==> flow/design.v <==
package axi4_pkg;
    localparam LEN_BITS = 8;
    localparam SIZE_BITS = 3;
    localparam BURST_BITS = 2;
    localparam RESP_BITS = 2;
    typedef bit [LEN_BITS-1:0]  len_t;
    typedef bit [SIZE_BITS-1:0] size_t;
    typedef enum logic [BURST_BITS-1:0] {
        FIXED = 0,
        INCR = 1,
        WRAP = 2
    } burst_t;
    typedef enum logic [RESP_BITS-1:0] {
        OKAY   = 0,
        EXOKAY = 1,
        SLVERR = 2,
        DECERR = 3
    } resp_t;
endpackage
module rtl_sdpram # (
    parameter AWIDTH = 16,
    parameter DWIDTH = 64,
    parameter RAM_STYLE = "auto",
    parameter DOUTB_PIPELINE = 1
) (
    input                   clka,
    input                   ena,
    input  [AWIDTH-1:0]     addra,
    input  [DWIDTH-1:0]     dina,
    input                   clkb,
    input                   enb,
    input  [AWIDTH-1:0]     addrb,
    output [DWIDTH-1:0]     doutb
);
    localparam CASCADE_HEIGHT = 5;
    logic [DWIDTH-1:0]  doutb_int;
    logic [DWIDTH-1:0]  doutb_o;
    logic [DWIDTH-1:0]  memory[2**AWIDTH];
    always_ff @(posedge clka) begin
        if (ena)
            memory[addra] <= dina;
    end
    always_ff @(posedge clkb) begin
        if (enb)
            doutb_int <= memory[addrb];
    end
    if (DOUTB_PIPELINE) begin : gen_doutb_pipeline
        always_ff @(posedge clkb) begin
            doutb_o <= doutb_int;
        end    
    end else begin : gen_doutb_nopipeline
        assign doutb_o = doutb_int;
    end
    assign doutb = doutb_o;
endmodule
module generic_sync_fifo # (
    parameter DWIDTH = 64,
    parameter AWIDTH = 10,
    parameter RAM_STYLE = "auto",
    parameter ALMOST_EMPTY_THRESH = 2,
    parameter ALMOST_FULL_THRESH = 2**AWIDTH-2,
    parameter EARLY_READ = 1,
    parameter OUTPUT_PIPELINE = 0
) (
    input  logic                clk,
    input  logic                rst,
    input  logic                wvalid,
    output logic                wready,
    input  logic [DWIDTH-1:0]   wdata,
    output logic                walmost_full,
    output logic                rvalid,
    input  logic                rready,
    output logic [DWIDTH-1:0]   rdata,
    output logic                ralmost_empty,
    output logic [AWIDTH:0]     data_count
);
    if (ALMOST_EMPTY_THRESH <= 0 || ALMOST_EMPTY_THRESH >= 2**AWIDTH) begin
        $error("ALMOST_EMPTY_THRESH is not valid");
    end
    if (ALMOST_FULL_THRESH <= 0 || ALMOST_FULL_THRESH >= 2**AWIDTH) begin
        $error("ALMOST_FULL_THRESH is not valid");
    end
    logic                       mem_wen;
    logic [AWIDTH:0]            mem_waddr;
    logic [AWIDTH:0]            mem_waddr_next;
    logic                       mem_ren;
    logic [AWIDTH:0]            mem_raddr;
    logic [AWIDTH:0]            mem_raddr_next;
    rtl_sdpram # (
        .AWIDTH(AWIDTH),
        .DWIDTH(DWIDTH),
        .RAM_STYLE(RAM_STYLE),
        .DOUTB_PIPELINE(0)
    ) i_ram (
        .clka(clk),
        .ena(mem_wen),
        .addra(mem_waddr[AWIDTH-1:0]),
        .dina(wdata),
        .clkb(clk),
        .enb(EARLY_READ ? 1'b1 : mem_ren),
        .addrb(EARLY_READ ? mem_raddr_next[AWIDTH-1:0] : mem_raddr[AWIDTH-1:0]),
        .doutb(rdata)
    );
    logic                       wfull;
    assign                      wready = !wfull;
    assign                      mem_wen = wvalid && wready;
    assign                      mem_waddr_next = mem_wen ? mem_waddr + 1'b1 : mem_waddr;
    logic                       rempty;
if (EARLY_READ) begin
    assign                      rvalid = !rempty;
    assign                      mem_ren = rvalid && rready;
end else begin
    always_ff @(posedge clk or posedge rst) begin
        if (rst) begin
            rvalid <= 0;
        end else begin
            if (mem_ren) begin
                rvalid <= 1;
            end else if (rready) begin
                rvalid <= 0;
            end
        end
    end
    assign                      mem_ren = !rempty && !(rvalid && !rready);
end
    assign                      mem_raddr_next = mem_ren ? mem_raddr + 1'b1 : mem_raddr;
    assign                      data_count = mem_waddr - mem_raddr;
    always_ff @(posedge clk or posedge rst) begin
        if (rst) begin
            wfull <= 1;
            walmost_full <= 1;
        end else begin
            wfull <= {~mem_waddr_next[AWIDTH], mem_waddr_next[AWIDTH-1:0]} == mem_raddr;
            walmost_full <= data_count >= ALMOST_FULL_THRESH;  
        end
    end
    always_ff @(posedge clk or posedge rst) begin
        if (rst) begin
            rempty <= 1;
            ralmost_empty <= 1;
        end else begin
            rempty <= mem_waddr == mem_raddr_next;
            ralmost_empty <= data_count < ALMOST_EMPTY_THRESH;
        end
    end
    always_ff @(posedge clk or posedge rst) begin
        if (rst) begin
            mem_waddr <= '0;
            mem_raddr <= '0;
        end else begin
            if (mem_wen) begin
                mem_waddr <= mem_waddr + 1'b1;
            end
            if (mem_ren) begin
                mem_raddr <= mem_raddr + 1'b1;
            end
        end
    end
endmodule
module dmac_addr_gen # (
    parameter int ADDR_WD = 32,
    parameter int MAX_BURST_LEN = 16  
) (
    input [ADDR_WD-1:0]             req_addr,
    input [ADDR_WD-1:0]             req_length,
    input [axi4_pkg::SIZE_BITS-1:0] req_size,
    output [ADDR_WD-1:0]            next_addr,
    output [ADDR_WD-1:0]            next_length,
    output [axi4_pkg::LEN_BITS-1:0] burst_len,
    output                          req_last
);
    wire [ADDR_WD-1:0] aligned_len_bytes = (1 << ($clog2(MAX_BURST_LEN) + req_size)) - (req_addr & ((1 << ($clog2(MAX_BURST_LEN) + req_size)) - 1));
    wire [ADDR_WD-1:0] burst_len_bytes = aligned_len_bytes > req_length ? req_length : aligned_len_bytes;
    wire [ADDR_WD-1:0] aligned_req_addr = req_addr & ~((1 << req_size) - 1);
    wire [ADDR_WD-1:0] burst_len_trans = (req_addr + burst_len_bytes + ((1 << req_size) - 1) - aligned_req_addr) >> req_size;
    assign next_addr = req_addr + aligned_len_bytes;
    assign next_length = req_length - burst_len_bytes;
    assign req_last = next_length == 0;
    assign burst_len = burst_len_trans - 1;
endmodule
module dmac_read_req_gen # (
    parameter int ADDR_WD = 32,
    parameter int DATA_WD = 32,
    parameter int CHANNEL_COUNT = 8,  
    parameter int MAX_BURST_LEN = 16,  
    localparam int STRB_WD = DATA_WD / 8
) (
    input                               clk,
    input                               rst,
    input                               cmd_valid,
    output logic                        cmd_ready,
    input [ADDR_WD-1:0]                 cmd_src_addr,
    input [ADDR_WD-1:0]                 cmd_dst_addr,
    input [1:0]                         cmd_burst,
    input [ADDR_WD-1:0]                 cmd_len,
    input [2:0]                         cmd_size,
    output logic                        rd_req_valid,
    input                               rd_req_ready,
    output [ADDR_WD-1:0]                rd_req_addr,
    output [axi4_pkg::BURST_BITS-1:0]   rd_req_burst,
    output [axi4_pkg::LEN_BITS-1:0]     rd_req_len,
    output [axi4_pkg::SIZE_BITS-1:0]    rd_req_size,
    output                              cmd_out_valid,
    input                               cmd_out_ready,
    output [$clog2(ADDR_WD/8)-1:0]      cmd_out_src_offset,
    output [ADDR_WD-1:0]                cmd_out_dst_addr,
    output [1:0]                        cmd_out_burst,
    output [ADDR_WD-1:0]                cmd_out_len,
    output [2:0]                        cmd_out_size
);
    logic cmd_blocking;
    logic cmd_out_blocking;
    logic rd_req_fired;
    logic cmd_out_fired;
    logic [ADDR_WD-1:0] next_addr;
    logic [ADDR_WD-1:0] next_length;
    logic [axi4_pkg::LEN_BITS-1:0] burst_len;
    logic               req_last;
    logic [ADDR_WD-1:0]                 rd_req_addr_reg;
    logic [ADDR_WD-1:0]                 rd_req_length_reg;
    logic [axi4_pkg::BURST_BITS-1:0]    rd_req_burst_reg;
    logic [axi4_pkg::SIZE_BITS-1:0]     rd_req_size_reg;
    logic                               rd_req_last;
    logic                               rd_req_last_reg;
    dmac_addr_gen # (
        .ADDR_WD(ADDR_WD),
        .MAX_BURST_LEN(MAX_BURST_LEN)  
    ) i_addr_gen (
        .req_addr(rd_req_addr_reg),
        .req_length(rd_req_length_reg),
        .req_size(rd_req_size_reg),
        .next_addr,
        .next_length,
        .burst_len,
        .req_last
    );
    assign cmd_ready = (!rd_req_valid || (rd_req_ready && rd_req_last)) && 
        (( cmd_out_ready) || cmd_out_fired);
    always_ff @(posedge clk or posedge rst) begin
        if (rst) begin
            cmd_blocking <= 0;
        end else begin
            if (cmd_valid && !cmd_ready) begin
                cmd_blocking <= 1;
            end else if (cmd_ready) begin
                cmd_blocking <= 0;
            end
        end
    end
    always_ff @(posedge clk or posedge rst) begin
        if (rst) begin
            cmd_out_blocking <= 0;
        end else begin
            if (cmd_out_valid && !cmd_out_ready) begin
                cmd_out_blocking <= 1;
            end else if (cmd_out_ready) begin
                cmd_out_blocking <= 0;
            end
        end
    end
    always_ff @(posedge clk or posedge rst) begin
        if (rst) begin
            rd_req_fired <= 0;
        end else begin
            if (cmd_valid && cmd_ready) begin
                rd_req_fired <= 0;
            end else if (rd_req_valid && rd_req_ready) begin
                rd_req_fired <= 1;
            end
        end
    end
    always_ff @(posedge clk or posedge rst) begin
        if (rst) begin
            rd_req_addr_reg <= '0;
            rd_req_length_reg <= '0;
            rd_req_burst_reg <= '0;
            rd_req_size_reg <= '0;
            rd_req_last_reg <= 0;
        end else begin
            if (cmd_valid && cmd_ready || cmd_valid && !rd_req_valid && !rd_req_last ) begin
                rd_req_addr_reg   <= cmd_src_addr;
                rd_req_length_reg <= cmd_len;
                rd_req_burst_reg  <= cmd_burst;
                rd_req_size_reg   <= cmd_size;
                rd_req_last_reg       <= req_last;
            end else if (rd_req_valid && rd_req_ready) begin  
                rd_req_addr_reg   <= next_addr;
                rd_req_length_reg <= next_length;
                rd_req_last_reg       <= req_last;
            end
        end
    end
    assign rd_req_last = req_last;
    always_ff @(posedge clk or posedge rst) begin
        if (rst) begin
            rd_req_valid <= 0;
        end else begin
            if (cmd_valid && cmd_ready || cmd_valid && !rd_req_valid && !rd_req_last ) begin
                rd_req_valid <= 1;
            end else if (rd_req_valid  && rd_req_ready && rd_req_last) begin
                rd_req_valid <= 0;
            end
        end
    end
    assign rd_req_addr  = rd_req_addr_reg;
    assign rd_req_burst = rd_req_burst_reg;
    assign rd_req_len   = burst_len;
    assign rd_req_size  = rd_req_size_reg;
    always_ff @(posedge clk or posedge rst) begin
        if (rst) begin
            cmd_out_fired <= 0;
        end else begin
            if (cmd_valid && cmd_ready)
                cmd_out_fired <= 0;
            else if (cmd_out_valid && cmd_out_ready)
                cmd_out_fired <= 1;
        end
    end
    assign cmd_out_valid = cmd_valid && !cmd_out_fired;
    assign cmd_out_src_offset = cmd_src_addr[$clog2(ADDR_WD/8)-1:0];
    assign cmd_out_dst_addr = cmd_dst_addr;
    assign cmd_out_burst = cmd_burst;
    assign cmd_out_len = cmd_len;
    assign cmd_out_size = cmd_size;
endmodule
module dmac_read_initiator # (
    parameter integer ADDR_WD = 32,
    parameter integer DATA_WD = 32,
    parameter int CHANNEL_COUNT = 8,  
    parameter int MAX_BURST_LEN = 16,  
    localparam integer STRB_WD = DATA_WD / 8
) (
    input                               clk,
    input                               rst,
    input                               rd_req_valid,
    output                              rd_req_ready,
    input [ADDR_WD-1:0]                 rd_req_addr,
    input [axi4_pkg::BURST_BITS-1:0]    rd_req_burst,
    input [axi4_pkg::LEN_BITS-1:0]      rd_req_len,
    input [axi4_pkg::SIZE_BITS-1:0]     rd_req_size,
    output logic                        m_axi_arvalid,
    input                               m_axi_arready,
    output logic [ADDR_WD-1:0]          m_axi_araddr,
    output logic [7:0]                  m_axi_arlen,
    output logic [2:0]                  m_axi_arsize,
    output logic [1:0]                  m_axi_arburst
);
    assign m_axi_arvalid = rd_req_valid;
    assign rd_req_ready  = m_axi_arready;
    assign m_axi_araddr  = rd_req_addr;
    assign m_axi_arlen   = rd_req_len;
    assign m_axi_arsize  = rd_req_size;
    assign m_axi_arburst = rd_req_burst;
endmodule
module dmac_read_handler # (
    parameter int ADDR_WD = 32,
    parameter int DATA_WD = 32,
    parameter int CHANNEL_COUNT = 8,  
    parameter int MAX_BURST_LEN = 16,  
    localparam int STRB_WD = DATA_WD / 8
) (
    input                               clk,
    input                               rst,
    output                              data_out_valid,
    input                               data_out_ready,
    output [DATA_WD-1:0]                data_out,
    output                              data_out_last,
    output                              rd_resp_valid,
    input wire                          m_axi_rvalid,
    output wire                         m_axi_rready,
    input wire [DATA_WD-1:0]            m_axi_rdata,
    input wire [1:0]                    m_axi_rresp,
    input wire                          m_axi_rlast
);
    assign data_out_valid = m_axi_rvalid;
    assign m_axi_rready = data_out_ready;
    assign data_out_last = m_axi_rlast;
    assign data_out = m_axi_rdata;
    assign rd_resp_valid = m_axi_rvalid && m_axi_rready && m_axi_rlast;
endmodule
module dmac_read # (
    parameter int ADDR_WD = 32,
    parameter int DATA_WD = 32,
    parameter int CHANNEL_COUNT = 8,  
    parameter int MAX_BURST_LEN = 16,  
    localparam int STRB_WD = DATA_WD / 8
) (
    input                               clk,
    input                               rst,
    input                               cmd_valid,
    output logic                        cmd_ready,
    input [ADDR_WD-1:0]                 cmd_src_addr,
    input [ADDR_WD-1:0]                 cmd_dst_addr,
    input [1:0]                         cmd_burst,
    input [ADDR_WD-1:0]                 cmd_len,
    input [2:0]                         cmd_size,
    output                              cmd_out_valid,
    input                               cmd_out_ready,
    output [$clog2(ADDR_WD/8)-1:0]      cmd_out_src_offset,
    output [ADDR_WD-1:0]                cmd_out_dst_addr,
    output [1:0]                        cmd_out_burst,
    output [ADDR_WD-1:0]                cmd_out_len,
    output [2:0]                        cmd_out_size,
    output                              data_out_valid,
    input                               data_out_ready,
    output [DATA_WD-1:0]                data_out,
    output                              data_out_last,
    output wire                         m_axi_arvalid,
    output wire [ADDR_WD-1:0]           m_axi_araddr,
    output wire [7:0]                   m_axi_arlen,
    output wire [2:0]                   m_axi_arsize,
    output wire [1:0]                   m_axi_arburst,
    input wire                          m_axi_arready,
    input wire                          m_axi_rvalid,
    input wire [DATA_WD-1:0]            m_axi_rdata,
    input wire [1:0]                    m_axi_rresp,
    input wire                          m_axi_rlast,
    output wire                         m_axi_rready
);
    logic                               rd_req_valid;
    logic                               rd_req_ready;
    logic [ADDR_WD-1:0]                 rd_req_addr;
    logic [axi4_pkg::BURST_BITS-1:0]    rd_req_burst;
    logic [axi4_pkg::LEN_BITS-1:0]      rd_req_len;
    logic [axi4_pkg::SIZE_BITS-1:0]     rd_req_size;
    dmac_read_req_gen # (
        .ADDR_WD(ADDR_WD),
        .DATA_WD(DATA_WD),
        .CHANNEL_COUNT(CHANNEL_COUNT),  
        .MAX_BURST_LEN(MAX_BURST_LEN)  
    ) i_req_gen (
        .clk,
        .rst,
        .cmd_valid,
        .cmd_ready,
        .cmd_src_addr,
        .cmd_dst_addr,
        .cmd_burst,
        .cmd_len,
        .cmd_size,
        .rd_req_valid,
        .rd_req_ready,
        .rd_req_addr,
        .rd_req_burst,
        .rd_req_len,
        .rd_req_size,
        .cmd_out_valid,
        .cmd_out_ready,
        .cmd_out_src_offset,
        .cmd_out_dst_addr,
        .cmd_out_burst,
        .cmd_out_len,
        .cmd_out_size
    );
    dmac_read_initiator # (
        .ADDR_WD(ADDR_WD),
        .DATA_WD(DATA_WD),
        .CHANNEL_COUNT(CHANNEL_COUNT),  
        .MAX_BURST_LEN(MAX_BURST_LEN)  
    ) i_initiator (
        .clk,
        .rst,
        .rd_req_valid,
        .rd_req_ready,
        .rd_req_addr,
        .rd_req_burst,
        .rd_req_len,
        .rd_req_size,
        .m_axi_arvalid,
        .m_axi_araddr,
        .m_axi_arlen,
        .m_axi_arsize,
        .m_axi_arburst,
        .m_axi_arready
    );
    dmac_read_handler # (
        .ADDR_WD(ADDR_WD),
        .DATA_WD(DATA_WD),
        .CHANNEL_COUNT(CHANNEL_COUNT),  
        .MAX_BURST_LEN(MAX_BURST_LEN)  
    ) i_handler (
        .clk,
        .rst,
        .data_out_valid,
        .data_out_ready,
        .data_out,
        .data_out_last,
        .rd_resp_valid(),
        .m_axi_rvalid,
        .m_axi_rdata,
        .m_axi_rresp,
        .m_axi_rlast,
        .m_axi_rready
    );
endmodule
module dmac_buffer # (
    parameter int ADDR_WD = 32,
    parameter int DATA_WD = 32,
    parameter int CHANNEL_COUNT = 8,  
    parameter int MAX_BURST_LEN = 16  
) (
    input clk,
    input rst,
    input                           cmd_in_valid,
    output logic                    cmd_in_ready,
    input [$clog2(ADDR_WD/8)-1:0]   cmd_in_src_offset,
    input [ADDR_WD-1:0]             cmd_in_dst_addr,
    input [1:0]                     cmd_in_burst,
    input [ADDR_WD-1:0]             cmd_in_len,
    input [2:0]                     cmd_in_size,
    input                           data_in_valid,
    output                          data_in_ready,
    input [DATA_WD-1:0]             data_in,
    input                           data_in_last,
    output                          cmd_out_valid,
    input                           cmd_out_ready,
    output [$clog2(ADDR_WD/8)-1:0]  cmd_out_src_offset,
    output [ADDR_WD-1:0]            cmd_out_dst_addr,
    output [1:0]                    cmd_out_burst,
    output [ADDR_WD-1:0]            cmd_out_len,
    output [2:0]                    cmd_out_size,
    output                          data_out_valid,
    input                           data_out_ready,
    output [DATA_WD-1:0]            data_out,
    output                          data_out_last
);
    localparam int CMD_WIDTH = $clog2(ADDR_WD/8) + ADDR_WD + 2 + ADDR_WD + 3;
    wire [CMD_WIDTH-1:0] cmd_in = {cmd_in_src_offset, cmd_in_dst_addr, cmd_in_burst, cmd_in_len, cmd_in_size};
    wire [CMD_WIDTH-1:0] cmd_out;
    assign {cmd_out_src_offset, cmd_out_dst_addr, cmd_out_burst, cmd_out_len, cmd_out_size} = cmd_out;
    generic_sync_fifo # (
        .DWIDTH(CMD_WIDTH),
        .AWIDTH(3)
    ) i_cmd_buf (
        .clk,
        .rst,
        .wvalid(cmd_in_valid),
        .wready(cmd_in_ready),
        .wdata (cmd_in),
        .walmost_full(),
        .rvalid(cmd_out_valid),
        .rready(cmd_out_ready),
        .rdata (cmd_out),
        .ralmost_empty(),
        .data_count()
    );
    generic_sync_fifo # (
        .DWIDTH(DATA_WD + 1),
        .AWIDTH($clog2(MAX_BURST_LEN) + 1)
    ) i_data_buf (
        .clk,
        .rst,
        .wvalid(data_in_valid),
        .wready(data_in_ready),
        .wdata ({data_in, data_in_last}),
        .walmost_full(),
        .rvalid(data_out_valid),
        .rready(data_out_ready),
        .rdata ({data_out, data_out_last}),
        .ralmost_empty(),
        .data_count()
    );
endmodule
module dmac_write_req_gen # (
    parameter int ADDR_WD = 32,
    parameter int DATA_WD = 32,
    parameter int CHANNEL_COUNT = 8,  
    parameter int MAX_BURST_LEN = 16,  
    localparam int STRB_WD = DATA_WD / 8
) (
    input                           clk,
    input                           rst,
    input                           cmd_in_valid,
    output logic                    cmd_in_ready,
    input [$clog2(ADDR_WD/8)-1:0]   cmd_in_src_offset,
    input [ADDR_WD-1:0]             cmd_in_dst_addr,
    input [1:0]                     cmd_in_burst,
    input [ADDR_WD-1:0]             cmd_in_len,
    input [2:0]                     cmd_in_size,
    output logic                        wr_req_valid,
    input                               wr_req_ready,
    output [ADDR_WD-1:0]                wr_req_addr,
    output [axi4_pkg::BURST_BITS-1:0]   wr_req_burst,
    output [axi4_pkg::LEN_BITS-1:0]     wr_req_len,
    output [$clog2(ADDR_WD/8)-1:0]      wr_req_data_offset,  
    output [axi4_pkg::SIZE_BITS-1:0]    wr_req_size,
    output                              wr_req_last
);
    logic cmd_blocking;
    logic wr_req_fired;
    logic cmd_out_fired;
    logic [ADDR_WD-1:0] next_addr;
    logic [ADDR_WD-1:0] next_length;
    logic [axi4_pkg::LEN_BITS-1:0] burst_len;
    logic               req_last;
    logic [ADDR_WD-1:0]                 wr_req_addr_reg;
    logic [ADDR_WD-1:0]                 wr_req_length_reg;
    logic [axi4_pkg::BURST_BITS-1:0]    wr_req_burst_reg;
    logic [$clog2(ADDR_WD/8)-1:0]       wr_req_data_offset_reg;
    logic [axi4_pkg::SIZE_BITS-1:0]     wr_req_size_reg;
    dmac_addr_gen # (
        .ADDR_WD(ADDR_WD),
        .MAX_BURST_LEN(MAX_BURST_LEN)  
    ) i_addr_gen (
        .req_addr(wr_req_addr_reg),
        .req_length(wr_req_length_reg),
        .req_size(wr_req_size_reg),
        .next_addr,
        .next_length,
        .burst_len,
        .req_last
    );
    assign cmd_in_ready = (wr_req_ready && wr_req_last) || !wr_req_valid;
    always_ff @(posedge clk or posedge rst) begin
        if (rst) begin
            cmd_blocking <= 0;
        end else begin
            if (cmd_in_valid && !cmd_in_ready) begin
                cmd_blocking <= 1;
            end else if (cmd_in_ready) begin
                cmd_blocking <= 0;
            end
        end
    end
    always_ff @(posedge clk or posedge rst) begin
        if (rst) begin
            wr_req_fired <= 0;
        end else begin
            if (cmd_in_valid && cmd_in_ready) begin
                wr_req_fired <= 0;
            end else if (wr_req_valid && wr_req_ready) begin
                wr_req_fired <= 1;
            end
        end
    end
    always_ff @(posedge clk or posedge rst) begin
        if (rst) begin
            wr_req_addr_reg <= '0;
            wr_req_length_reg <= '0;
            wr_req_burst_reg <= '0;
            wr_req_data_offset_reg <= '0;
            wr_req_size_reg <= '0;
        end else begin
            if (cmd_in_valid && cmd_in_ready || cmd_in_valid && !wr_req_valid ) begin
                wr_req_addr_reg   <= cmd_in_dst_addr;
                wr_req_length_reg <= cmd_in_len;
                wr_req_burst_reg  <= cmd_in_burst;
                wr_req_data_offset_reg <= cmd_in_src_offset;
                wr_req_size_reg   <= cmd_in_size;
            end else if (wr_req_valid && wr_req_ready) begin  
                wr_req_addr_reg   <= next_addr;
                wr_req_length_reg <= next_length;
            end
        end
    end
    assign wr_req_last = req_last;
    always_ff @(posedge clk or posedge rst) begin
        if (rst) begin
            wr_req_valid <= 0;
        end else begin
            if (cmd_in_valid)
                wr_req_valid <= 1;
            else if (wr_req_valid  && wr_req_ready && wr_req_last)
                wr_req_valid <= 0;
        end
    end
    assign wr_req_addr  = wr_req_addr_reg;
    assign wr_req_burst = wr_req_burst_reg;
    assign wr_req_len   = burst_len;
    assign wr_req_data_offset = wr_req_data_offset_reg;
    assign wr_req_size  = wr_req_size_reg;
endmodule
module dmac_write_initiator # (
    parameter int ADDR_WD = 32,
    parameter int DATA_WD = 32,
    parameter int CHANNEL_COUNT = 8,  
    parameter int MAX_BURST_LEN = 16,  
    localparam int STRB_WD = DATA_WD / 8
) (
    input                               clk,
    input                               rst,
    input                               wr_req_valid,
    output                              wr_req_ready,
    input [ADDR_WD-1:0]                 wr_req_addr,
    input [axi4_pkg::BURST_BITS-1:0]    wr_req_burst,
    input [axi4_pkg::LEN_BITS-1:0]      wr_req_len,
    input [$clog2(ADDR_WD/8)-1:0]       wr_req_data_offset,  
    input [axi4_pkg::SIZE_BITS-1:0]     wr_req_size,
    input                               wr_req_last,  
    input                               data_in_valid,
    output logic                        data_in_ready,
    input  [DATA_WD-1:0]                data_in,
    input                               data_in_last,
    output logic                m_axi_awvalid,
    input wire                  m_axi_awready,
    output logic [ADDR_WD-1:0]  m_axi_awaddr,
    output logic [7:0]          m_axi_awlen,
    output logic [2:0]          m_axi_awsize,
    output logic [1:0]          m_axi_awburst,
    output logic                m_axi_wvalid,
    input wire                  m_axi_wready,
    output logic [DATA_WD-1:0]  m_axi_wdata,
    output logic [STRB_WD-1:0]  m_axi_wstrb,
    output logic                m_axi_wlast
);
    localparam MAX_BURST_BYTES = MAX_BURST_LEN * (ADDR_WD / 8);
    logic wr_req_blocking;
    wire  aw_active = m_axi_awvalid;
    logic wr_active;
    always_ff @(posedge clk or posedge rst) begin
        if (rst) begin
            wr_req_blocking <= 0;
        end else begin
            if (wr_req_valid && !wr_req_ready) begin
                wr_req_blocking <= 1;
            end else if (wr_req_ready) begin
                wr_req_blocking <= 0;
            end
        end
    end
    always_ff @(posedge clk or posedge rst) begin
        if(rst) begin
            wr_active <= 0;
        end else begin
            if (wr_req_valid && wr_req_ready) begin
                wr_active <= 1;
            end else if (m_axi_wvalid && m_axi_wready && m_axi_wlast) begin
                wr_active <= 0;
            end
        end
    end
    assign wr_req_ready = !(aw_active && !m_axi_awready) && !(wr_active && !(m_axi_wvalid && m_axi_wready && m_axi_wlast));
    logic               data_in_q_valid;
    logic [DATA_WD-1:0] data_in_q;
    logic [$clog2(ADDR_WD/8):0] data_shift_bytes;
    logic [$clog2(ADDR_WD/8):0] data_shift_bytes_reg;
    wire  wr_delay = wr_req_data_offset > wr_req_addr[$clog2(ADDR_WD/8)-1:0];  
    logic wr_delay_reg;
    wire  wr_delay_all = !wr_req_blocking ? wr_delay : wr_delay_reg;
    logic wr_delay_done;
    assign data_shift_bytes[$clog2(ADDR_WD/8)]     = data_shift_bytes[$clog2(ADDR_WD/8)-1:0] == 0;
    assign data_shift_bytes[$clog2(ADDR_WD/8)-1:0] = wr_req_data_offset - wr_req_addr[$clog2(ADDR_WD/8)-1:0];
    always_ff @(posedge clk or posedge rst) begin
        if(rst) begin
            data_in_q_valid <= 0;
            data_in_q <= '0;
        end else begin
            if (data_in_valid && data_in_ready) begin
                data_in_q_valid <= 1;
            end else if (m_axi_wvalid && m_axi_wready) begin
                data_in_q_valid <= data_in_valid;
            end
            if (data_in_valid && data_in_ready) begin
                data_in_q <= data_in;
            end
        end
    end
    always_ff @(posedge clk or posedge rst) begin
        if (rst) begin
            data_shift_bytes_reg <= '0;
        end else begin
            if (wr_req_valid && !wr_req_blocking) begin
                data_shift_bytes_reg <= data_shift_bytes;
            end
        end
    end
    always_ff @(posedge clk or posedge rst) begin
        if (rst) begin
            wr_delay_reg <= 0;
        end else begin
            if (wr_req_valid && !wr_req_blocking) begin
                wr_delay_reg <= wr_delay;
            end
        end
    end
    always_comb begin
        data_in_ready =   m_axi_wready;
        if (!wr_active || m_axi_wvalid && m_axi_wlast && (m_axi_awvalid && !m_axi_awready)) begin
            data_in_ready = 0;
        end
        if (wr_req_valid && wr_req_ready)
            data_in_ready = 1;
    end
    always_ff @(posedge clk or posedge rst) begin
        if(rst) begin
            m_axi_awvalid <= 0;
            m_axi_awlen <= '0;
            m_axi_awaddr <= '0;
            m_axi_awsize <= '0;
            m_axi_awburst <= '0;
        end else begin
            if (wr_req_valid && wr_req_ready) begin
                m_axi_awvalid <= 1;
                m_axi_awaddr  <= wr_req_addr;
                m_axi_awlen   <= wr_req_len;
                m_axi_awsize  <= wr_req_size;
                m_axi_awburst <= wr_req_burst;
            end else if (m_axi_awready) begin
                m_axi_awvalid <= 0;
            end
        end
    end
    logic [$clog2(MAX_BURST_BYTES)-1:0] wr_counter;
    always_ff @(posedge clk or posedge rst) begin
        if(rst) begin
            wr_counter <= '0;
        end else begin
            if (wr_req_valid && wr_req_ready) begin
                wr_counter <= wr_req_len;
            end else if (m_axi_wvalid && m_axi_wready && !m_axi_wlast) begin
                wr_counter <= wr_counter - 1;
            end
        end
    end
    logic wr_waiting_data;  
    always_ff @(posedge clk or posedge rst) begin
        if (rst) begin
            wr_waiting_data <= 0;
        end else begin
            if (wr_req_valid && wr_req_ready || wr_waiting_data) begin
                wr_waiting_data <= !(data_in_valid && data_in_ready && (wr_delay_all ? data_in_q_valid : 1));
            end
        end
    end
    always_ff @(posedge clk or posedge rst) begin
        if (rst) begin
            m_axi_wvalid <= 0;
        end else begin
            if (wr_req_valid && wr_req_ready || wr_waiting_data) begin
                m_axi_wvalid <= data_in_valid && data_in_ready && (wr_delay_all ? data_in_q_valid : 1);
            end else if (m_axi_wvalid && m_axi_wready && m_axi_wlast) begin
                m_axi_wvalid <= 0;
            end else if (wr_active) begin
                m_axi_wvalid <= (m_axi_wvalid && !m_axi_wready) || (data_in_valid && data_in_ready);
            end
        end
    end
    always_ff @(posedge clk or posedge rst) begin
        if (rst) begin
            m_axi_wstrb <= '0;
        end else begin
            m_axi_wstrb <= '1;
        end
    end
    always_ff @(posedge clk or posedge rst) begin
        if (rst) begin
            m_axi_wlast <= 0;
        end else begin
            if (wr_req_valid && wr_req_ready) begin
                m_axi_wlast <= wr_req_len == 0;
            end else if (m_axi_wvalid && m_axi_wready) begin
                m_axi_wlast <= wr_counter == 1;
            end
        end
    end
    always_ff @(posedge clk) begin
        if (data_in_valid && data_in_ready) begin
            m_axi_wdata <= {data_in, data_in_q} >> ({3'b0, data_shift_bytes_reg} << 3);
        end
    end
endmodule
module dmac_write_handler # (
    parameter int ADDR_WD = 32,
    parameter int DATA_WD = 32,
    parameter int CHANNEL_COUNT = 8,  
    parameter int MAX_BURST_LEN = 16,  
    localparam int STRB_WD = DATA_WD / 8
) (
    input                       clk,
    input                       rst,
    input wire                  m_axi_bvalid,
    input wire [1:0]            m_axi_bresp,
    output wire                 m_axi_bready
);
  assign m_axi_bready = 1;
endmodule
module dmac_write # (
    parameter int ADDR_WD = 32,
    parameter int DATA_WD = 32,
    parameter int CHANNEL_COUNT = 8,  
    parameter int MAX_BURST_LEN = 16,  
    localparam int STRB_WD = DATA_WD / 8
) (
    input                           clk,
    input                           rst,
    input                           cmd_in_valid,
    output logic                    cmd_in_ready,
    input [$clog2(ADDR_WD/8)-1:0]   cmd_in_src_offset,
    input [ADDR_WD-1:0]             cmd_in_dst_addr,
    input [1:0]                     cmd_in_burst,
    input [ADDR_WD-1:0]             cmd_in_len,
    input [2:0]                     cmd_in_size,
    input                           data_in_valid,
    output                          data_in_ready,
    input  [DATA_WD-1:0]            data_in,
    input                           data_in_last,
    output wire                 m_axi_awvalid,
    output wire [ADDR_WD-1:0]   m_axi_awaddr,
    output wire [7:0]           m_axi_awlen,
    output wire [2:0]           m_axi_awsize,
    output wire [1:0]           m_axi_awburst,
    input wire                  m_axi_awready,
    output wire                 m_axi_wvalid,
    output wire [DATA_WD-1:0]   m_axi_wdata,
    output wire [STRB_WD-1:0]   m_axi_wstrb,
    output wire                 m_axi_wlast,
    input wire                  m_axi_wready,
    input wire                  m_axi_bvalid,
    input wire [1:0]            m_axi_bresp,
    output wire                 m_axi_bready
);
    logic                               wr_req_valid;
    logic                               wr_req_ready;
    logic [ADDR_WD-1:0]                 wr_req_addr;
    logic [axi4_pkg::BURST_BITS-1:0]    wr_req_burst;
    logic [axi4_pkg::LEN_BITS-1:0]      wr_req_len;
    logic [$clog2(ADDR_WD/8)-1:0]       wr_req_data_offset;
    logic [axi4_pkg::SIZE_BITS-1:0]     wr_req_size;
    logic                               wr_req_last;
    dmac_write_req_gen # (
        .ADDR_WD(ADDR_WD),
        .DATA_WD(DATA_WD),
        .CHANNEL_COUNT(CHANNEL_COUNT),  
        .MAX_BURST_LEN(MAX_BURST_LEN)  
    ) i_req_gen (
        .clk,
        .rst,
        .cmd_in_valid,
        .cmd_in_ready,
        .cmd_in_src_offset,
        .cmd_in_dst_addr,
        .cmd_in_burst,
        .cmd_in_len,
        .cmd_in_size,
        .wr_req_valid,
        .wr_req_ready,
        .wr_req_addr,
        .wr_req_burst,
        .wr_req_len,
        .wr_req_data_offset,
        .wr_req_size,
        .wr_req_last
    );
    dmac_write_initiator # (
        .ADDR_WD(32),
        .DATA_WD(32),
        .CHANNEL_COUNT(8),  
        .MAX_BURST_LEN(16)  
    ) i_initiator (
        .clk,
        .rst,
        .wr_req_valid,
        .wr_req_ready,
        .wr_req_addr,
        .wr_req_burst,
        .wr_req_len,
        .wr_req_data_offset,
        .wr_req_size,
        .wr_req_last,
        .data_in_valid,
        .data_in_ready,
        .data_in,
        .data_in_last,
        .m_axi_awvalid,
        .m_axi_awaddr,
        .m_axi_awlen,
        .m_axi_awsize,
        .m_axi_awburst,
        .m_axi_awready,
        .m_axi_wvalid,
        .m_axi_wdata,
        .m_axi_wstrb,
        .m_axi_wlast,
        .m_axi_wready
    );
    dmac_write_handler # (
        .ADDR_WD(32),
        .DATA_WD(32),
        .CHANNEL_COUNT(8),  
        .MAX_BURST_LEN(16)  
    ) i_handler (
        .clk,
        .rst,
        .m_axi_bvalid,
        .m_axi_bresp,
        .m_axi_bready
    );
endmodule
module axi_dma_controller #(
    parameter int ADDR_WD = 32,
    parameter int DATA_WD = 32,
    parameter int CHANNEL_COUNT = 8,  
    parameter int MAX_BURST_LEN = 16,  
    localparam int STRB_WD = DATA_WD / 8
) (
    input wire                    clk,
    input wire                    rst,
    input wire                    cmd_valid,
    input wire [ADDR_WD-1:0]      cmd_src_addr,
    input wire [ADDR_WD-1:0]      cmd_dst_addr,
    input wire [1:0]              cmd_burst,
    input wire [ADDR_WD-1:0]      cmd_len,
    input wire [2:0]              cmd_size,
    output wire                   cmd_ready,
    output wire                   M_AXI_ARVALID,
    output wire [ADDR_WD-1:0]     M_AXI_ARADDR,
    output wire [7:0]             M_AXI_ARLEN,
    output wire [2:0]             M_AXI_ARSIZE,
    output wire [1:0]             M_AXI_ARBURST,
    input wire                    M_AXI_ARREADY,
    input wire                    M_AXI_RVALID,
    input wire [DATA_WD-1:0]      M_AXI_RDATA,
    input wire [1:0]              M_AXI_RRESP,
    input wire                    M_AXI_RLAST,
    output wire                   M_AXI_RREADY,
    output wire                   M_AXI_AWVALID,
    output wire [ADDR_WD-1:0]     M_AXI_AWADDR,
    output wire [7:0]             M_AXI_AWLEN,
    output wire [2:0]             M_AXI_AWSIZE,
    output wire [1:0]             M_AXI_AWBURST,
    input wire                    M_AXI_AWREADY,
    output wire                   M_AXI_WVALID,
    output wire [DATA_WD-1:0]     M_AXI_WDATA,
    output wire [STRB_WD-1:0]     M_AXI_WSTRB,
    output wire                   M_AXI_WLAST,
    input wire                    M_AXI_WREADY,
    input wire                    M_AXI_BVALID,
    input wire [1:0]              M_AXI_BRESP,
    output wire                   M_AXI_BREADY
);
    logic                           buf_cmd_in_valid;
    logic                           buf_cmd_in_ready;
    logic [$clog2(ADDR_WD/8)-1:0]   buf_cmd_in_src_offset;
    logic [ADDR_WD-1:0]             buf_cmd_in_dst_addr;
    logic [1:0]                     buf_cmd_in_burst;
    logic [ADDR_WD-1:0]             buf_cmd_in_len;
    logic [2:0]                     buf_cmd_in_size;
    logic                           buf_cmd_out_valid;
    logic                           buf_cmd_out_ready;
    logic [$clog2(ADDR_WD/8)-1:0]   buf_cmd_out_src_offset;
    logic [ADDR_WD-1:0]             buf_cmd_out_dst_addr;
    logic [1:0]                     buf_cmd_out_burst;
    logic [ADDR_WD-1:0]             buf_cmd_out_len;
    logic [2:0]                     buf_cmd_out_size;
    logic                           buf_data_in_valid;
    logic                           buf_data_in_ready;
    logic [DATA_WD-1:0]             buf_data_in;
    logic                           buf_data_in_last;
    logic                           buf_data_out_valid;
    logic                           buf_data_out_ready;
    logic [DATA_WD-1:0]             buf_data_out;
    logic                           buf_data_out_last;
    dmac_read # (
        .ADDR_WD(ADDR_WD),
        .DATA_WD(DATA_WD),
        .CHANNEL_COUNT(CHANNEL_COUNT),  
        .MAX_BURST_LEN(MAX_BURST_LEN)  
    ) i_rd (
        .clk,
        .rst,
        .cmd_valid,
        .cmd_ready,
        .cmd_src_addr,
        .cmd_dst_addr,
        .cmd_burst,
        .cmd_len,
        .cmd_size,
        .cmd_out_valid(buf_cmd_in_valid),
        .cmd_out_ready(buf_cmd_in_ready),
        .cmd_out_src_offset(buf_cmd_in_src_offset),
        .cmd_out_dst_addr(buf_cmd_in_dst_addr),
        .cmd_out_burst(buf_cmd_in_burst),
        .cmd_out_len(buf_cmd_in_len),
        .cmd_out_size(buf_cmd_in_size),
        .data_out_valid(buf_data_in_valid),
        .data_out_ready(buf_data_in_ready),
        .data_out(buf_data_in),
        .data_out_last(buf_data_in_last),
        .m_axi_arvalid(M_AXI_ARVALID),
        .m_axi_araddr(M_AXI_ARADDR),
        .m_axi_arlen(M_AXI_ARLEN),
        .m_axi_arsize(M_AXI_ARSIZE),
        .m_axi_arburst(M_AXI_ARBURST),
        .m_axi_arready(M_AXI_ARREADY),
        .m_axi_rvalid(M_AXI_RVALID),
        .m_axi_rdata(M_AXI_RDATA),
        .m_axi_rresp(M_AXI_RRESP),
        .m_axi_rlast(M_AXI_RLAST),
        .m_axi_rready(M_AXI_RREADY)
    );
    dmac_buffer # (
        .ADDR_WD(ADDR_WD),
        .DATA_WD(DATA_WD),
        .CHANNEL_COUNT(CHANNEL_COUNT)
    ) i_buf(
        .clk,
        .rst,
        .cmd_in_valid(buf_cmd_in_valid),
        .cmd_in_ready(buf_cmd_in_ready),
        .cmd_in_src_offset(buf_cmd_in_src_offset),
        .cmd_in_dst_addr(buf_cmd_in_dst_addr),
        .cmd_in_burst(buf_cmd_in_burst),
        .cmd_in_len(buf_cmd_in_len),
        .cmd_in_size(buf_cmd_in_size),
        .data_in_valid(buf_data_in_valid),
        .data_in_ready(buf_data_in_ready),
        .data_in(buf_data_in),
        .data_in_last(buf_data_in_last),
        .cmd_out_valid(buf_cmd_out_valid),
        .cmd_out_ready(buf_cmd_out_ready),
        .cmd_out_src_offset(buf_cmd_out_src_offset),
        .cmd_out_dst_addr(buf_cmd_out_dst_addr),
        .cmd_out_burst(buf_cmd_out_burst),
        .cmd_out_len(buf_cmd_out_len),
        .cmd_out_size(buf_cmd_out_size),
        .data_out_valid(buf_data_out_valid),
        .data_out_ready(buf_data_out_ready),
        .data_out(buf_data_out),
        .data_out_last(buf_data_out_last)
    );
    dmac_write # (
        .ADDR_WD(ADDR_WD),
        .DATA_WD(DATA_WD),
        .CHANNEL_COUNT(CHANNEL_COUNT),  
        .MAX_BURST_LEN(MAX_BURST_LEN)  
    ) i_wr (
        .clk,
        .rst,
        .cmd_in_valid(buf_cmd_out_valid),
        .cmd_in_ready(buf_cmd_out_ready),
        .cmd_in_src_offset(buf_cmd_out_src_offset),
        .cmd_in_dst_addr(buf_cmd_out_dst_addr),
        .cmd_in_burst(buf_cmd_out_burst),
        .cmd_in_len(buf_cmd_out_len),
        .cmd_in_size(buf_cmd_out_size),
        .data_in_valid(buf_data_out_valid),
        .data_in_ready(buf_data_out_ready),
        .data_in(buf_data_out),
        .data_in_last(buf_data_out_last),
        .m_axi_awvalid(M_AXI_AWVALID),
        .m_axi_awaddr(M_AXI_AWADDR),
        .m_axi_awlen(M_AXI_AWLEN),
        .m_axi_awsize(M_AXI_AWSIZE),
        .m_axi_awburst(M_AXI_AWBURST),
        .m_axi_awready(M_AXI_AWREADY),
        .m_axi_wvalid(M_AXI_WVALID),
        .m_axi_wdata(M_AXI_WDATA),
        .m_axi_wstrb(M_AXI_WSTRB),
        .m_axi_wlast(M_AXI_WLAST),
        .m_axi_wready(M_AXI_WREADY),
        .m_axi_bvalid(M_AXI_BVALID),
        .m_axi_bresp(M_AXI_BRESP),
        .m_axi_bready(M_AXI_BREADY)
    );
    if (ADDR_WD % 8 != 0) $error("ADDR_WD is not multiple of 8");
    if (DATA_WD % 8 != 0) $error("DATA_WD is not multiple of 8");
    if (2 ** $clog2(ADDR_WD / 8) != ADDR_WD / 8) $error("ADDR_WD is not power of 2");
    if (2 ** $clog2(DATA_WD / 8) != DATA_WD / 8) $error("DATA_WD is not power of 2");
    if (2 ** $clog2(MAX_BURST_LEN) != MAX_BURST_LEN) $error("MAX_BURST_LEN is not power of 2");
    if (MAX_BURST_LEN <= 0 || MAX_BURST_LEN > 256)   $error("MAX_BURST_LEN is invalid");
endmodule
# Reports on axi_dma_controller
# What the tools print for axi_dma_controller, step after step.
# Lines are those of the file above, counted from 1.
# Operators: Yosys type, input widths -> output width; for muxes data width and select width s.
# The mark n/a stands for no value.
# setup
top,axi_dma_controller
clk_port,clk
cell_library,sky130hd
lib_corner,tt_025C_1v80

# Word level
# Yosys after proc, flatten, opt, wreduce and memory -nomap, before mapping. Print and check cells are not counted. Equal cells are merged and count once.
# Yosys's memory passes give these memory sizes; they may raise the number of words (mostly to a power of two), join words into wider ones and drop unused or constant bits.
# op_classes
eq_ne,6
reduce_logical,69
add_sub_neg,26
logic,8
n_mux,45
cmp,3
shift,7
# op_table
operator,n
$mux 32,10
$add 32x32->32,6
$sub 32x32->32,6
$sub 32x1->32 const B,4
$and 32x32->32,4
$mux 71,1
$shl 1x3->32 const A,2
$shl 1x4->32 const A,2
$shr 32x3->8,2
$gt 32x32->1,2
$not 32->32,2
$logic_not 32->1,2
$shr 64x6->32,1
$mux 33,1
$logic_and 1x32->1,1
$logic_and 1x1->1,27
$mux 1,25
$mux 6,4
$reduce_bool 2->1,10
$logic_not 1->1,18
$sub 8x1->8 const B,2
$add 6x1->6 const B,2
$eq 6x6->1,2
$logic_or 1x1->1,8
$add 3x3->4 const A,2
$add 4x1->4 const B,2
$eq 4x4->1,2
$logic_not 8->1,1
# Other operator kinds: 11; their cells: 13.
# bits
clocked_rd_ports_x_width,104
out_inout_bits,133
register_bits,294
mem_bits_rw,1624
mem_count,2
# memory_table
name,size,word_bits,read_ports,wr,line_no,rtl
i_buf.i_data_buf.i_ram.memory,32,33,1,1,38,logic [DWIDTH-1:0]  memory[2**AWIDTH];
i_buf.i_cmd_buf.i_ram.memory,8,71,1,1,38,

# Depth
# Depth = most cells in a row (Yosys ltp): at word level without a register or memory, in the mapped netlist without a sequential cell, where the memories' decode and read muxes count.
# logic_depth
word_depth,15
ABC_AREA,0
depth_mapped,52

# Synthesis result
# The flow's flattened synthesis, as Yosys stat reports it; memories are mapped. The netlist is that of the ABC_AREA named above (0 if unset); the other value can give another one.
# synth_totals
stdcells,6355
sequential_area_um2,57390.0
ffs,1989
buffers,374
synth_area_um2,93189.4
# by_type
type,n,type_area_um2
sky130_fd_sc_hd__edfxtp_1,1624,4.88E+04
sky130_fd_sc_hd__mux4_2,344,7747.43
sky130_fd_sc_hd__dfrtp_1,258,6.46E+03
sky130_fd_sc_hd__mux2_2,292,3.29E+03
sky130_fd_sc_hd__ha_1,248,3.1E+03
sky130_fd_sc_hd__a222oi_1,210,2.1E+03
sky130_fd_sc_hd__dfxtp_1,103,2.06E+03
sky130_fd_sc_hd__nand2_1,507,1.9E+03
sky130_fd_sc_hd__mux2i_1,179,1.79E+03
sky130_fd_sc_hd__a21oi_1,273,1366.31
sky130_fd_sc_hd__o21ai_0,235,1.18E+03
sky130_fd_sc_hd__nor2_1,302,1.13E+03
sky130_fd_sc_hd__a221oi_2,70,1.05E+03
sky130_fd_sc_hd__xnor2_1,109,954.666
sky130_fd_sc_hd__clkbuf_1,244,915.878
sky130_fd_sc_hd__inv_1,217,814.531
sky130_fd_sc_hd__a22o_1,71,621.846
sky130_fd_sc_hd__xor2_1,69,604.33
# Other cell types: 91; their cells: 1000.
# By module: a second synthesis without flattening, with its own total; a netlist apart from the flattened one above.
# hier_totals
hier_cells,6637
area_unflattened_um2,95920.7
# Each row is one instance without its submodules.
# modules
mod,n_cells,seq_area_um2,area_um2,instances
rtl_sdpram,2332,32701.4,42144.2,1
rtl_sdpram,905,19188.4,23481.3,1
dmac_addr_gen,1018,0.0,7070.5,2
dmac_write_initiator,481,3338.2,6242.2,1
dmac_read_req_gen,300,1776.7,3988.8,1
dmac_write_req_gen,304,1801.7,3314.4,1
generic_sync_fifo,122,405.4,1171.1,1
generic_sync_fifo,72,305.3,804.5,1
dmac_read_initiator,47,0.0,352.8,1
dmac_read_handler,36,0.0,269.0,1
dmac_write_handler,2,0.0,11.3,1
dmac_read,0,0.0,0.0,1
dmac_write,0,0.0,0.0,1
dmac_buffer,0,0.0,0.0,1
axi_dma_controller,0,0.0,0.0,1

# Timing after synthesis
# Path of least setup slack by OpenSTA after synthesis, without wires, with an ideal clock, recovery checks aside; 20% of the period is set as input and as output delay. Where synthesis merged equal registers, the netlist keeps one of their names.
# synth_path
path_kind,register -> register
start,register i_wr.i_req_gen.wr_req_size_reg[0]
end,register i_buf.i_cmd_buf.i_ram.doutb_int[38]
required_time_ns,11.867
setup_slack_ns,0.591
t_first_pin_ns,0.000
delay_ns,11.409
stages,52
t_arrival_ns,11.276
n_path_buf,9
clock_period_ns,12.0
period_less_setup_slack_ns,11.409
# "delay_ns" = arrival - input delay + setup time.
# "stages": output pins that drive a net of the path, with the launching flip-flop's if there is one; two outputs of one cell count as two.
# "period_less_setup_slack_ns" = period - worst setup slack (recovery checks aside). The figure is calculated, with input and output delays left at 20% of the set period.
# The rows between start and end are the longest chain of elaborated cells between them; the timing report does not say that the signal goes this way. Where chains are equally long, one stands for them.
# A line is the first line of the expression or statement that the cell stems from. Yosys adds cells for indexed reads and writes and turns some case tables into memories.
# synth_via
cell_sequence,sky130_fd_sc_hd__dfrtp_1 -> sky130_fd_sc_hd__clkbuf_1 -> sky130_fd_sc_hd__clkbuf_1 -> sky130_fd_sc_hd__buf_1 -> sky130_fd_sc_hd__clkbuf_1 -> sky130_fd_sc_hd__nand2_1 -> sky130_fd_sc_hd__ha_1 -> sky130_fd_sc_hd__inv_1 -> sky130_fd_sc_hd__xnor2_1 -> sky130_fd_sc_hd__nand2_1 -> sky130_fd_sc_hd__ha_1 -> sky130_fd_sc_hd__a221oi_1 -> sky130_fd_sc_hd__o22ai_1 -> sky130_fd_sc_hd__a31o_2 -> sky130_fd_sc_hd__o21ai_0 -> sky130_fd_sc_hd__o21ai_0 -> sky130_fd_sc_hd__a31oi_1 -> sky130_fd_sc_hd__o21bai_1 -> [... 16 more ...] -> sky130_fd_sc_hd__ha_1 -> sky130_fd_sc_hd__nor2_1 -> sky130_fd_sc_hd__nand3_1 -> sky130_fd_sc_hd__a41oi_1 -> sky130_fd_sc_hd__or3_4 -> sky130_fd_sc_hd__a31o_2 -> sky130_fd_sc_hd__a31o_2 -> sky130_fd_sc_hd__o21ai_2 -> sky130_fd_sc_hd__mux2_1 -> sky130_fd_sc_hd__o311ai_1 -> sky130_fd_sc_hd__nor4_4 -> sky130_fd_sc_hd__a31o_4 -> sky130_fd_sc_hd__mux2_4 -> sky130_fd_sc_hd__buf_4 -> sky130_fd_sc_hd__buf_2 -> sky130_fd_sc_hd__a222oi_1 -> sky130_fd_sc_hd__a22o_1 -> sky130_fd_sc_hd__a221oi_2
elab_chain_len,13
# synth_rtl
item,line_no,rtl
start: declaration,600,logic [axi4_pkg::SIZE_BITS-1:0]     wr_req_size_reg;
start: assignment,642,wr_req_size_reg <= '0;
start: assignment,649,wr_req_size_reg   <= cmd_in_size;
$add 3x3->4,172,wire [ADDR_WD-1:0] aligned_len_bytes = (1 << ($clog2(MAX_BURST_LEN) + req_size)) - (req_addr & ((1 << ($clog2( ...
$shl 1x4->32,172,
$sub 32x1->32,172,
$and 32x32->32,172,
$sub 32x32->32,172,
$gt 32x32->1,173,wire [ADDR_WD-1:0] burst_len_bytes = aligned_len_bytes > req_length ? req_length : aligned_len_bytes;
$mux 32,173,
$sub 32x32->32,177,assign next_length = req_length - burst_len_bytes;
$logic_not 32->1,178,assign req_last = next_length == 0;
$logic_and 1x1->1,613,assign cmd_in_ready = (wr_req_ready && wr_req_last) || !wr_req_valid;
$logic_or 1x1->1,613,
$logic_and 1x1->1,111,assign                      mem_ren = rvalid && rready;
$mux 4,126,assign                      mem_raddr_next = mem_ren ? mem_raddr + 1'b1 : mem_raddr;
end: declaration,36,logic [DWIDTH-1:0]  doutb_int;

# Worst path after layout
# From the final timing report of record 1: the path of least setup slack in the routed layout; clock arrival at registers is part of the times.
# layout_path
path_kind,register -> output
start,register i_rd.i_req_gen.rd_req_addr_reg[0]
end,output cmd_ready
required_time_ns,9.60
setup_slack_ns,0.46
clock_period_ns,12.0
stages,52
t_first_pin_ns,0.81
n_path_buf,6
t_arrival_ns,9.14
# The rows between start and end are the longest chain of elaborated cells between them; the timing report does not say that the signal goes this way. Where chains are equally long, one stands for them.
# At most two assigning lines are given for a register; there are more.
# layout_via
cell_sequence,sky130_fd_sc_hd__dfrtp_1 -> sky130_fd_sc_hd__inv_1 -> sky130_fd_sc_hd__ha_2 -> sky130_fd_sc_hd__nand2b_1 -> sky130_fd_sc_hd__a21o_1 -> sky130_fd_sc_hd__nor2_1 -> sky130_fd_sc_hd__a2bb2oi_2 -> sky130_fd_sc_hd__a21o_1 -> sky130_fd_sc_hd__a21oi_1 -> sky130_fd_sc_hd__nor2b_1 -> sky130_fd_sc_hd__o21ai_1 -> sky130_fd_sc_hd__nand2b_1 -> sky130_fd_sc_hd__a211o_1 -> sky130_fd_sc_hd__a21oi_2 -> sky130_fd_sc_hd__clkinv_2 -> sky130_fd_sc_hd__buf_4 -> sky130_fd_sc_hd__a21oi_2 -> sky130_fd_sc_hd__ha_1 -> [... 16 more ...] -> sky130_fd_sc_hd__nor2b_1 -> sky130_fd_sc_hd__o21ai_1 -> sky130_fd_sc_hd__a21boi_1 -> sky130_fd_sc_hd__o21a_2 -> sky130_fd_sc_hd__o211ai_1 -> sky130_fd_sc_hd__nand3_1 -> sky130_fd_sc_hd__nand3_1 -> sky130_fd_sc_hd__a21oi_1 -> sky130_fd_sc_hd__nor4b_2 -> sky130_fd_sc_hd__buf_4 -> sky130_fd_sc_hd__buf_4 -> sky130_fd_sc_hd__o31ai_1 -> sky130_fd_sc_hd__o41ai_2 -> sky130_fd_sc_hd__xor2_1 -> sky130_fd_sc_hd__o41ai_2 -> sky130_fd_sc_hd__buf_4 -> sky130_fd_sc_hd__and2_4 -> sky130_fd_sc_hd__clkbuf_2
elab_chain_len,9
# layout_rtl
item,line_no,rtl
start: declaration,219,logic [ADDR_WD-1:0]                 rd_req_addr_reg;
start: assignment,281,rd_req_addr_reg   <= cmd_src_addr;
start: assignment,287,rd_req_addr_reg   <= next_addr;
$and 32x32->32,172,wire [ADDR_WD-1:0] aligned_len_bytes = (1 << ($clog2(MAX_BURST_LEN) + req_size)) - (req_addr & ((1 << ($clog2( ...
$sub 32x32->32,172,
$gt 32x32->1,173,wire [ADDR_WD-1:0] burst_len_bytes = aligned_len_bytes > req_length ? req_length : aligned_len_bytes;
$mux 32,173,
$sub 32x32->32,177,assign next_length = req_length - burst_len_bytes;
$logic_not 32->1,178,assign req_last = next_length == 0;
$logic_and 1x1->1,237,assign cmd_ready = (!rd_req_valid || (rd_req_ready && rd_req_last)) &&
$logic_or 1x1->1,237,
$logic_and 1x1->1,237,
end: declaration,1004,"output wire                   cmd_ready,"

# Record of 3 stored runs of the RTL-to-layout flow on axi_dma_controller, platform sky130hd. The runs are unordered. Constraints: input delay and output delay 20% of the set period each, output load 0.01 pF.
# By "period_reached_ns" is meant the clock period of the run minus its worst setup slack. This is arithmetic on one report: input and output delays are still those of the set period (20% each).
# "worst_path_ns": the worst setup path's part of the clock period (all of it between registers, 20% less for each end at a port) less its slack. A launch clock that arrives late makes it longer, a capture clock that arrives late makes it shorter.
# "totalPower_mw": no workload was simulated; the value follows from the tool's default switching activity.
# A setting shown as . is not set for that run.
stored run,CAP_MARGIN,CORE_MARGIN,CORE_UTILIZATION,CTS_CLUSTER_DIAMETER,PLACE_DENSITY_LB_ADDON,period_ns,SLEW_MARGIN,ABC_AREA,GPL_ROUTABILITY_DRIVEN,GPL_TIMING_DRIVEN,SETUP_SLACK_MARGIN,worst_path_ns,worst_path_kind,period_reached_ns,tns_setup_ns,die_um2,timing.hold.ws_ns,synth_area_um2,totalPower_mw,final_setup_ws_ns,final_stdcell_area_um2
record 1,5,6,28,236,0.24,12.0,20,.,.,.,.,9.14,register -> output,11.540,0.000,346809.0,0.447,93189.4,34.097,0.460,111009.0
record 2,35,4,31,227,0.04,12.0,20,1,0,1,.,8.91,register -> output,11.306,0.000,313970.0,0.453,94572.0,35.540,0.694,111020.0
record 3,35,3,43,148,0.24,12.0,20,.,0,.,0.06,9.04,register -> output,11.436,0.000,222341.0,0.451,93189.4,33.040,0.564,108716.0
